==> flow/design.v <==
module yuv_to_rgb (
input            clk             ,  
input            rst_n           ,  
input            start_conversion,  
input      [7:0] y               , 
input      [7:0] u               ,
input      [7:0] v               ,
output reg [7:0] r               , 
output reg [7:0] g               , 
output reg [7:0] b               ,
output reg       pixel_ready        
);
parameter signed [15:0] C_1_402 = 16'h059C;   
parameter signed [15:0] C_0_344 = 16'h0160;   
parameter signed [15:0] C_0_714 = 16'h02DB;   
parameter signed [15:0] C_1_772 = 16'h0716;   
wire signed [15:0] y_s;
wire signed [15:0] u_s;
wire signed [15:0] v_s;
wire signed [31:0] r_temp;
wire signed [31:0] g_temp;
wire signed [31:0] b_temp;
assign y_s = y;
assign u_s = u - 128;   
assign v_s = v - 128;   
assign r_temp = y_s + ((v_s * C_1_402) >>> 10);
assign g_temp = y_s - ((u_s * C_0_344) >>> 10) - ((v_s * C_0_714) >>> 10);
assign b_temp = y_s + ((u_s * C_1_772) >>> 10);
always @(posedge clk or negedge rst_n)	
	if (~rst_n)	            r <= 8'h00; else
	if (start_conversion) begin	
		if (r_temp < 0)	    r <= 8'h00; else
		if (r_temp > 255) 	r <= 8'hFF; else
											    r <= r_temp[7:0];
	end
always @(posedge clk or negedge rst_n)	
	if (~rst_n)	            g <= 8'h00; else
	if (start_conversion) begin	
		if (g_temp < 0)	    g <= 8'h00; else
		if (g_temp > 255) 	g <= 8'hFF; else
											    g <= g_temp[7:0];
	end
always @(posedge clk or negedge rst_n)	
	if (~rst_n)	            b <= 8'h00; else
	if (start_conversion) begin	
		if (b_temp < 0)	    b <= 8'h00; else
		if (b_temp > 255) 	b <= 8'hFF; else
											    b <= b_temp[7:0];
	end
always @(posedge clk or negedge rst_n)
	if (~rst_n)     	        pixel_ready <= 1'b0; else
	if (pixel_ready)          pixel_ready <= 1'b0; else
	if (start_conversion)	    pixel_ready <= 1'b1;
endmodule
module yuv422_to_rgb (
input             pclk               ,  
input             presetn            ,  
input      [31:0] paddr              ,  
input      [31:0] pwdata             ,  
output reg [31:0] prdata             ,  
input         	  pwrite             ,  
input         	  psel               ,  
input         	  penable            , 
output            pslverr            ,  
output            pready             ,  
output reg        irq                ,  
output reg [95:0] rgb_out               
);
localparam IDLE    = 3'd0;
localparam LOAD    = 3'd1;
localparam CONVERT = 3'd2;
reg  [7:0] yuv_mem [0:7];     
reg  [7:0] y0;                
reg  [7:0] u0;                
reg  [7:0] y1;                
reg  [7:0] v0;                
reg  [7:0] y2;                
reg  [7:0] u1;                
reg  [7:0] y3;                
reg  [7:0] v1;                
wire [7:0] r0;                
wire [7:0] g0;                
wire [7:0] b0;                
wire [7:0] r1;                
wire [7:0] g1;                
wire [7:0] b1;                
wire [7:0] r2;                
wire [7:0] g2;                
wire [7:0] b2;                
wire [7:0] r3;                
wire [7:0] g3;                
wire [7:0] b3;                
reg        cnt_writes;        
reg  [2:0] state;             
reg        start_conversion;  
wire [3:0] result_ready;      
yuv_to_rgb conv0 (.clk(pclk), .rst_n(presetn), .start_conversion(start_conversion), .y(y0), .u(u0), .v(v0), .r(r0), .g(g0), .b(b0), .pixel_ready(result_ready[0]));
yuv_to_rgb conv1 (.clk(pclk), .rst_n(presetn), .start_conversion(start_conversion), .y(y1), .u(u0), .v(v0), .r(r1), .g(g1), .b(b1), .pixel_ready(result_ready[1]));
yuv_to_rgb conv2 (.clk(pclk), .rst_n(presetn), .start_conversion(start_conversion), .y(y2), .u(u1), .v(v1), .r(r2), .g(g2), .b(b2), .pixel_ready(result_ready[2]));
yuv_to_rgb conv3 (.clk(pclk), .rst_n(presetn), .start_conversion(start_conversion), .y(y3), .u(u1), .v(v1), .r(r3), .g(g3), .b(b3), .pixel_ready(result_ready[3]));
assign pready  = 1'b1;
assign pslverr = 1'b0;
always @(posedge pclk or negedge presetn)
	if (~presetn)	prdata <= 32'd0; else
	if (psel & ~penable & ~pwrite)	
		case(paddr[7:0])
			8'h20: prdata <= (state == IDLE) ? {32'hFFFFFFFF} : {32'd0};
			8'h30: prdata <= {rgb_out[95:72], 8'd0};   
			8'h34: prdata <= {rgb_out[71:48], 8'd0};   
			8'h38: prdata <= {rgb_out[47:24], 8'd0};   
			8'h3c: prdata <= {rgb_out[23:0], 8'd0};   
		endcase           
always @(posedge pclk or negedge presetn)
	if (~presetn)	                        cnt_writes <= 'd0; else
	if (psel & penable & pready & pwrite)	cnt_writes <= cnt_writes + 'd1;
always @(posedge pclk or negedge presetn)
	if (~presetn)	                                     start_conversion <= 1'b0; else
	if (start_conversion)                              start_conversion <= 1'b0; else
	if (psel & penable & pready & pwrite & cnt_writes) start_conversion <= 1'b1;
always @(posedge pclk or negedge presetn)
	if (~presetn)      	irq <= 1'b0; else
	if (irq)					  irq <= 1'b0; else
	if (&result_ready)	irq <= 1'b1;
always @(posedge pclk or negedge presetn)
	if (~presetn)	                                                  state <= IDLE; else
	case(state)
		IDLE    : if (psel & ~penable & pwrite)                       state <= LOAD;     
		LOAD    : if (psel & penable & pready & pwrite & cnt_writes)  state <= CONVERT;  
		CONVERT : if (&result_ready)                                  state <= IDLE;     
	endcase
always @(posedge pclk or negedge presetn)
	if (~presetn) begin	yuv_mem[0] <= 8'd0;
	                    yuv_mem[1] <= 8'd0;
	                    yuv_mem[2] <= 8'd0;
	                    yuv_mem[3] <= 8'd0;
	                    yuv_mem[4] <= 8'd0;
	                    yuv_mem[5] <= 8'd0;
	                    yuv_mem[6] <= 8'd0;
	                    yuv_mem[7] <= 8'd0; end else
	if (psel & pwrite & ~penable) 
		case (paddr[7:0])                               
      8'h10: begin yuv_mem[0] <= pwdata[7:0];           
									 yuv_mem[1] <= pwdata[15:8];          
									 yuv_mem[2] <= pwdata[23:16];         
									 yuv_mem[3] <= pwdata[31:24]; end     
      8'h14: begin yuv_mem[4] <= pwdata[7:0];           
                   yuv_mem[5] <= pwdata[15:8];          
                   yuv_mem[6] <= pwdata[23:16];         
                   yuv_mem[7] <= pwdata[31:24]; end     
    endcase
always @(posedge pclk or negedge presetn)
	if (~presetn)	            rgb_out <= 96'd0; else
	if (&result_ready)	      rgb_out <= {r0, g0, b0, r1, g1, b1, r2, g2, b2, r3, g3, b3};  
always @(posedge pclk or negedge presetn)
	if (~presetn)	                    y0 <= 'd0; else
	if ((state == LOAD) & cnt_writes) y0 <= yuv_mem[0];
always @(posedge pclk or negedge presetn)
	if (~presetn)	                    u0 <= 'd0; else
	if ((state == LOAD) & cnt_writes) u0 <= yuv_mem[1];
always @(posedge pclk or negedge presetn)
	if (~presetn)	                    y1 <= 'd0; else
	if ((state == LOAD) & cnt_writes) y1 <= yuv_mem[2];
always @(posedge pclk or negedge presetn)
	if (~presetn)	                    v0 <= 'd0; else
	if ((state == LOAD) & cnt_writes) v0 <= yuv_mem[3];
always @(posedge pclk or negedge presetn)
	if (~presetn)	                    y2 <= 'd0; else
	if ((state == LOAD) & cnt_writes) y2 <= yuv_mem[4];
always @(posedge pclk or negedge presetn)
	if (~presetn)	                    u1 <= 'd0; else
	if ((state == LOAD) & cnt_writes) u1 <= yuv_mem[5];
always @(posedge pclk or negedge presetn)
	if (~presetn)	                    y3 <= 'd0; else
	if ((state == LOAD) & cnt_writes) y3 <= yuv_mem[6];
always @(posedge pclk or negedge presetn)
	if (~presetn)	                    v1 <= 'd0; else
	if ((state == LOAD) & cnt_writes) v1 <= yuv_mem[7];
endmodule
From RTL to reports: yuv422_to_rgb. The steps from the RTL of yuv422_to_rgb to its reports follow in flow order. Lines are those of the file above, counted from 1. Not given: --

Top: yuv422_to_rgb. Clock input: pclk. Library: sky130hd. Library corner: tt_025C_1v80.

Elaborated design. Yosys after proc, flatten, opt, wreduce and memory -nomap, before mapping. Print and check cells are not counted. Equal cells are merged and count once.

Output and inout port bits: 131. The entry for input port bits reads 69. The figure for cells after elaboration is 161. The figure for register bits after elaboration is 362.

The entry for reductions and logical operators reads 8. For multipliers the number is 8. The entry for bitwise operators reads 11. The figure for $lt $le $gt $ge is 24. Under add/subtract/negate cells stands 21. Under multiplexer cells stands 39. The figure for equality and inequality tests is 12.

Operators by type and width (count): 9-bit by 11-bit multiplier with 20-bit output with constant B (4); 32-bit by 1-bit < comparator with 1-bit output with constant B (12); 32-bit by 9-bit greater-than comparator with 1-bit output with constant B (12); 9-bit by 10-bit multiplier with 19-bit output with constant B (2); 8-bit two-way mux (24); 32-bit case mux with 5-bit select (1); 9-bit by 5-bit multiplier with 14-bit output with constant B (2); 9-bit by 11-bit adder with 12-bit output (8); 10-bit by 10-bit subtractor with 11-bit output (4); 8-bit by 6-bit equality test with 1-bit output with constant B (5); 9-bit by 9-bit subtractor with 10-bit output (4); 8-bit by 8-bit subtractor with 9-bit output with constant B (4); 32-bit two-way mux (1); 8-bit by 5-bit equality test with 1-bit output with constant B (2); 1-bit bitwise AND (9); 3-bit case mux with 3-bit select (1); 3-bit two-way mux (3); 1-bit two-way mux (9); 4-bit AND reduction (2); 2-bit inequality test with constant B (3); 2-bit AND reduction (3); 5-bit nonzero test (1); 3-bit by 1-bit equality test with 1-bit output with constant B (1); 3-bit by 2-bit equality test with 1-bit output with constant B (1); 3-bit zero test (1); 3-bit nonzero test (1); 1-bit NOT (2); 1-bit adder with constant B (1).

Longest topological paths. Yosys ltp: most cells in a row. Word level: on the elaborated netlist, between registers, memories and ports. Mapped: between sequential cells and ports; inverters and the memories' decode and read muxes count.

The figure for word-level depth is 7. The entry for ABC_AREA reads 0. Depth in mapped cells: 31. Gate-level depth less buffers: 30.

Netlist. Source: synth_stat.txt of the flow (Yosys; design flattened, memories mapped). It holds for the ABC_AREA given above (unset counts as 0); a run with the other value may have another netlist. The area totals of this step are shown rounded.

The figure for cell count is 2765. Buffer cells: 70. Under flip-flop cells stands 355. For synthesis area the number is 29600 µm². For area of sequential cells the number is 8880 µm².

Cells by type: sky130_fd_sc_hd__dfrtp_1 (count 354, area in all 8.86E+03 µm²); sky130_fd_sc_hd__ha_1 (count 462, area in all 5.78E+03 µm²); sky130_fd_sc_hd__fa_1 (count 154, area in all 3.08E+03 µm²); sky130_fd_sc_hd__mux2_2 (count 217, area in all 2.44E+03 µm²); sky130_fd_sc_hd__inv_1 (count 404, area in all 1.52E+03 µm²); sky130_fd_sc_hd__xnor2_1 (count 90, area in all 788.256 µm²); sky130_fd_sc_hd__xor2_1 (count 63, area in all 551.779 µm²); sky130_fd_sc_hd__nor2_1 (count 145, area in all 544.272 µm²); sky130_fd_sc_hd__mux4_2 (count 24, area in all 540.518 µm²); sky130_fd_sc_hd__a21oi_1 (count 96, area in all 480.461 µm²); sky130_fd_sc_hd__a21o_1 (count 62, area in all 465.446 µm²); sky130_fd_sc_hd__o21ai_0 (count 88, area in all 440.422 µm²); sky130_fd_sc_hd__nand2_1 (count 94, area in all 352.838 µm²); sky130_fd_sc_hd__o221a_2 (count 24, area in all 270.259 µm²); sky130_fd_sc_hd__nor2b_1 (count 32, area in all 200.192 µm²); sky130_fd_sc_hd__a22oi_1 (count 25, area in all 187.68 µm²); sky130_fd_sc_hd__clkbuf_1 (count 49, area in all 183.926 µm²); sky130_fd_sc_hd__nor3_1 (count 36, area in all 180.173 µm²).

Other cell types: 76; their cells: 346. The figures by module come from a second, unflattened synthesis with its own total; it is not the netlist above.

Cell total of the unflattened synthesis: 4103. The figure for area (unflattened synthesis) is 42100 µm².

Rows give one instance, submodules left out.

Modules: yuv_to_rgb (seq. area 626 µm², area 7910 µm², cells 862, instances 4); yuv422_to_rgb (seq. area 6380 µm², area 10500 µm², cells 655, instances 1).

Timing after synthesis. Source: OpenSTA report_checks on the synthesized netlist (no wires, ideal clock, input and output delay 20% of the period each), path of least setup slack; recovery checks are left aside. Register names are those of the netlist, which keeps one name where synthesis merged equal registers.

Path kind: register to register. From: reg v1[7]. To: reg conv2.g[0]. For launch time at the first pin the number is 0 ps. Under path buffers stands 1. For period the number is 9000 ps. The figure for setup time is 123 ps. The figure for required time is 8877 ps. For slack the number is 1739 ps. The entry for arrival reads 7139 ps. Under delay of the path stands 7262 ps. The entry for stages on the path reads 29. The figure for synthesis period reached is 7261 ps.

"delay of the path" is the arrival time less input delay plus setup time. "stages on the path": output pins that drive a net of the path, with the launching flip-flop's if there is one; two outputs of one cell count as two. "synthesis period reached" = period - worst setup slack (recovery checks aside). The figure is calculated, with input and output delays left at 20% of the set period. The rows between start and end are the longest chain of elaborated cells between them; the timing report does not say that the signal goes this way. Where chains are equally long, one stands for them. Each line given opens the expression or statement behind the cell; cells for indexed reads and writes are added by Yosys, which also makes memories of some case tables. At most two assigning lines are given for a register; there are more.

Cells stage by stage: sky130_fd_sc_hd__dfrtp_1 sky130_fd_sc_hd__clkbuf_1 sky130_fd_sc_hd__inv_1 sky130_fd_sc_hd__ha_1 sky130_fd_sc_hd__inv_1 sky130_fd_sc_hd__ha_1 sky130_fd_sc_hd__inv_1 sky130_fd_sc_hd__fa_1 sky130_fd_sc_hd__inv_1 sky130_fd_sc_hd__fa_1 sky130_fd_sc_hd__inv_1 sky130_fd_sc_hd__fa_1 sky130_fd_sc_hd__inv_1 sky130_fd_sc_hd__ha_1 sky130_fd_sc_hd__a21o_1 sky130_fd_sc_hd__a31o_1 sky130_fd_sc_hd__a41o_1 sky130_fd_sc_hd__o41a_1 sky130_fd_sc_hd__xor2_1 sky130_fd_sc_hd__fa_1 sky130_fd_sc_hd__inv_1 sky130_fd_sc_hd__ha_1 sky130_fd_sc_hd__or2_2 sky130_fd_sc_hd__a21oi_1 sky130_fd_sc_hd__a21oi_1 sky130_fd_sc_hd__or2_2 sky130_fd_sc_hd__a21oi_1 sky130_fd_sc_hd__o211ai_1 sky130_fd_sc_hd__o221a_2. For length of the longest elaborated chain the number is 6. The figure for elaborated cells between the ends (all ways) is 7. The entry for RTL lines with such cells reads 4. Those cells by class: 2 x add/sub; 1 x mul; 2 x compare; 2 x mux.

RTL lines, path after synthesis: from (decl) (line 80) `reg  [7:0] v1;`; from (assign) (line 176) `if (~presetn) v1 <= 'd0; else`; from (assign) (line 177) `if ((state == LOAD) & cnt_writes) v1 <= yuv_mem[7];`; 8-bit by 8-bit subtractor with 9-bit output (line 25) `assign v_s = v - 128;`; 9-bit by 11-bit multiplier with 20-bit output (line 27) `assign g_temp = y_s - ((u_s * C_0_344) >>> 10) - ((v_s * C_0_714) >>> 10);`; 10-bit by 10-bit subtractor with 11-bit output (line 27); 32-bit by 9-bit greater-than comparator with 1-bit output (line 40) `if (g_temp > 255) g <= 8'hFF; else`; 8-bit two-way mux (line 40); 8-bit two-way mux (line 39) `if (g_temp < 0) g <= 8'h00; else`; to (assign) (line 39); to (assign) (line 41) `g <= g_temp[7:0];`; to (decl) (line 9) `output reg [7:0] g               ,`.

Path in the finished layout. Path of least setup slack in the final report of run A (OpenROAD, finished layout, wires in). Where an end is a register, its clock arrival counts in the times. The path's times are printed in steps of 10 ps; the period is the one set.

Path kind: register to register. From: reg v0[1]. To: reg conv1.g[1]. The figure for setup time is 140 ps. Under path buffers stands 0. The entry for arrival reads 8330 ps. For launch time at the first pin the number is 560 ps. The figure for required time is 9420 ps. For period the number is 9000 ps. For slack the number is 1090 ps. The entry for stages on the path reads 29.

The rows between start and end are the longest chain of elaborated cells between them; the timing report does not say that the signal goes this way. Where chains are equally long, one stands for them. At most two assigning lines are given for a register; there are more.

Cells stage by stage: sky130_fd_sc_hd__dfrtp_1 sky130_fd_sc_hd__inv_1 sky130_fd_sc_hd__ha_1 sky130_fd_sc_hd__fa_1 sky130_fd_sc_hd__inv_1 sky130_fd_sc_hd__ha_1 sky130_fd_sc_hd__fa_1 sky130_fd_sc_hd__ha_1 sky130_fd_sc_hd__ha_1 sky130_fd_sc_hd__and4bb_1 sky130_fd_sc_hd__a31o_1 sky130_fd_sc_hd__a21o_1 sky130_fd_sc_hd__a21o_1 sky130_fd_sc_hd__a31o_1 sky130_fd_sc_hd__a21oi_1 sky130_fd_sc_hd__xnor2_1 sky130_fd_sc_hd__inv_1 sky130_fd_sc_hd__fa_1 sky130_fd_sc_hd__ha_1 sky130_fd_sc_hd__a21o_1 sky130_fd_sc_hd__a21oi_1 sky130_fd_sc_hd__o21ai_0 sky130_fd_sc_hd__a21oi_1 sky130_fd_sc_hd__nor2_1 sky130_fd_sc_hd__a211oi_2 sky130_fd_sc_hd__xor2_1 sky130_fd_sc_hd__a2bb2oi_1 sky130_fd_sc_hd__a211oi_2 sky130_fd_sc_hd__a211oi_1. For length of the longest elaborated chain the number is 6. The figure for elaborated cells between the ends (all ways) is 7. The entry for RTL lines with such cells reads 4. Those cells by class: 2 x add/sub; 1 x mul; 2 x compare; 2 x mux.

RTL lines, path after layout: from (decl) (line 76) `reg  [7:0] v0;`; from (assign) (line 164) `if (~presetn) v0 <= 'd0; else`; from (assign) (line 165) `if ((state == LOAD) & cnt_writes) v0 <= yuv_mem[3];`; 8-bit by 8-bit subtractor with 9-bit output (line 25) `assign v_s = v - 128;`; 9-bit by 11-bit multiplier with 20-bit output (line 27) `assign g_temp = y_s - ((u_s * C_0_344) >>> 10) - ((v_s * C_0_714) >>> 10);`; 10-bit by 10-bit subtractor with 11-bit output (line 27); 32-bit by 9-bit greater-than comparator with 1-bit output (line 40) `if (g_temp > 255) g <= 8'hFF; else`; 8-bit two-way mux (line 40); 8-bit two-way mux (line 39) `if (g_temp < 0) g <= 8'h00; else`; to (assign) (line 39); to (assign) (line 41) `g <= g_temp[7:0];`; to (decl) (line 9) `output reg [7:0] g               ,`.

Subject: yuv422_to_rgb on sky130hd, stored results

Hello all,

Design yuv422_to_rgb on sky130hd. What follows are 2 stored runs of the flow, each under its own settings; their order means nothing. The constraints put input and output delay at 20% of the set period each and load the outputs with 0.01 pF. "clock period reached": clock period set for the run, less the worst setup slack. It is reckoned from that one timing run; input and output delays stay at 20% of the period that was set. By "time used up by the worst setup path" is meant the share of the clock period that the worst setup path is allowed (20% is reserved at inputs, 20% at outputs), minus its slack. Clock arrival times at its registers enter into it. By "total power of the final layout" is meant OpenSTA's value without simulated activity: inputs other than the clock are taken to toggle once in ten clock periods, and the tool carries that through the logic. "time used up by the worst setup path" is known to 10 ps. The measured numbers are rounded.

Files of run A:
==> flow/run.sh <==
#!/bin/bash
# the make line also repeats the synthesis and layout settings of config.mk as NAME=value (left out here)
make -C /OpenROAD-flow-scripts/flow DESIGN_CONFIG=/design/flow/config.mk WORK_HOME=/design/flow/orfs CLKGATE_MAP_FILE= finish
==> flow/config.mk <==
export PLATFORM = sky130hd
export DESIGN_NAME = yuv422_to_rgb
export DESIGN_NICKNAME = yuv422_to_rgb
export VERILOG_FILES = /design/flow/design.v
export SDC_FILE = /design/flow/constraint.sdc
export NUM_CORES = 4
export LEC_CHECK = 0
export CAP_MARGIN = 20
export CORE_MARGIN = 2
export CORE_UTILIZATION = 40
export GPL_ROUTABILITY_DRIVEN = 0
export HOLD_SLACK_MARGIN = 0.18
export SLEW_MARGIN = 20
==> flow/constraint.sdc <==
create_clock -name core_clock -period 9.0 [get_ports {pclk}]
set_input_delay 1.8000 -clock core_clock [delete_from_list [all_inputs] [get_ports {pclk}]]
set_output_delay 1.8000 -clock core_clock [all_outputs]
set_load 0.01 [all_outputs]

Results of run A. The measured smallest hold slack is 429 ps. The measured setup slack of the worst path is 1090 ps. The chip area after synthesis (Yosys) is 29600 µm². The total power of the final layout comes to 6090 µW. The standard-cell area after layout comes to 33800 µm². The die outline area reads 76300 µm². The measured time used up by the worst setup path is 7910 ps. Type of the worst setup path: register to register. The clock period reached comes to 7907 ps.

Files of run B:
==> flow/run.sh <==
#!/bin/bash
# the make line also repeats the synthesis and layout settings of config.mk as NAME=value (left out here)
make -C /OpenROAD-flow-scripts/flow DESIGN_CONFIG=/design/flow/config.mk WORK_HOME=/design/flow/orfs CLKGATE_MAP_FILE= finish
==> flow/config.mk <==
export PLATFORM = sky130hd
export DESIGN_NAME = yuv422_to_rgb
export DESIGN_NICKNAME = yuv422_to_rgb
export VERILOG_FILES = /design/flow/design.v
export SDC_FILE = /design/flow/constraint.sdc
export NUM_CORES = 4
export LEC_CHECK = 0
export CAP_MARGIN = 0
export CORE_MARGIN = 7
export CORE_UTILIZATION = 24
export CTS_CLUSTER_SIZE = 17
export GPL_ROUTABILITY_DRIVEN = 1
export GPL_TIMING_DRIVEN = 1
export SETUP_SLACK_MARGIN = -0.88
export SLEW_MARGIN = 0
==> flow/constraint.sdc <==
create_clock -name core_clock -period 13.8 [get_ports {pclk}]
set_input_delay 2.7600 -clock core_clock [delete_from_list [all_inputs] [get_ports {pclk}]]
set_output_delay 2.7600 -clock core_clock [all_outputs]
set_load 0.01 [all_outputs]

Results of run B. The measured smallest hold slack is 422 ps. The measured setup slack of the worst path is 5890 ps. The chip area after synthesis (Yosys) is 29600 µm². The total power of the final layout comes to 3900 µW. The standard-cell area after layout comes to 34600 µm². The die outline area reads 134000 µm². The measured time used up by the worst setup path is 7910 ps. Type of the worst setup path: register to register. The clock period reached comes to 7908 ps.

Thanks
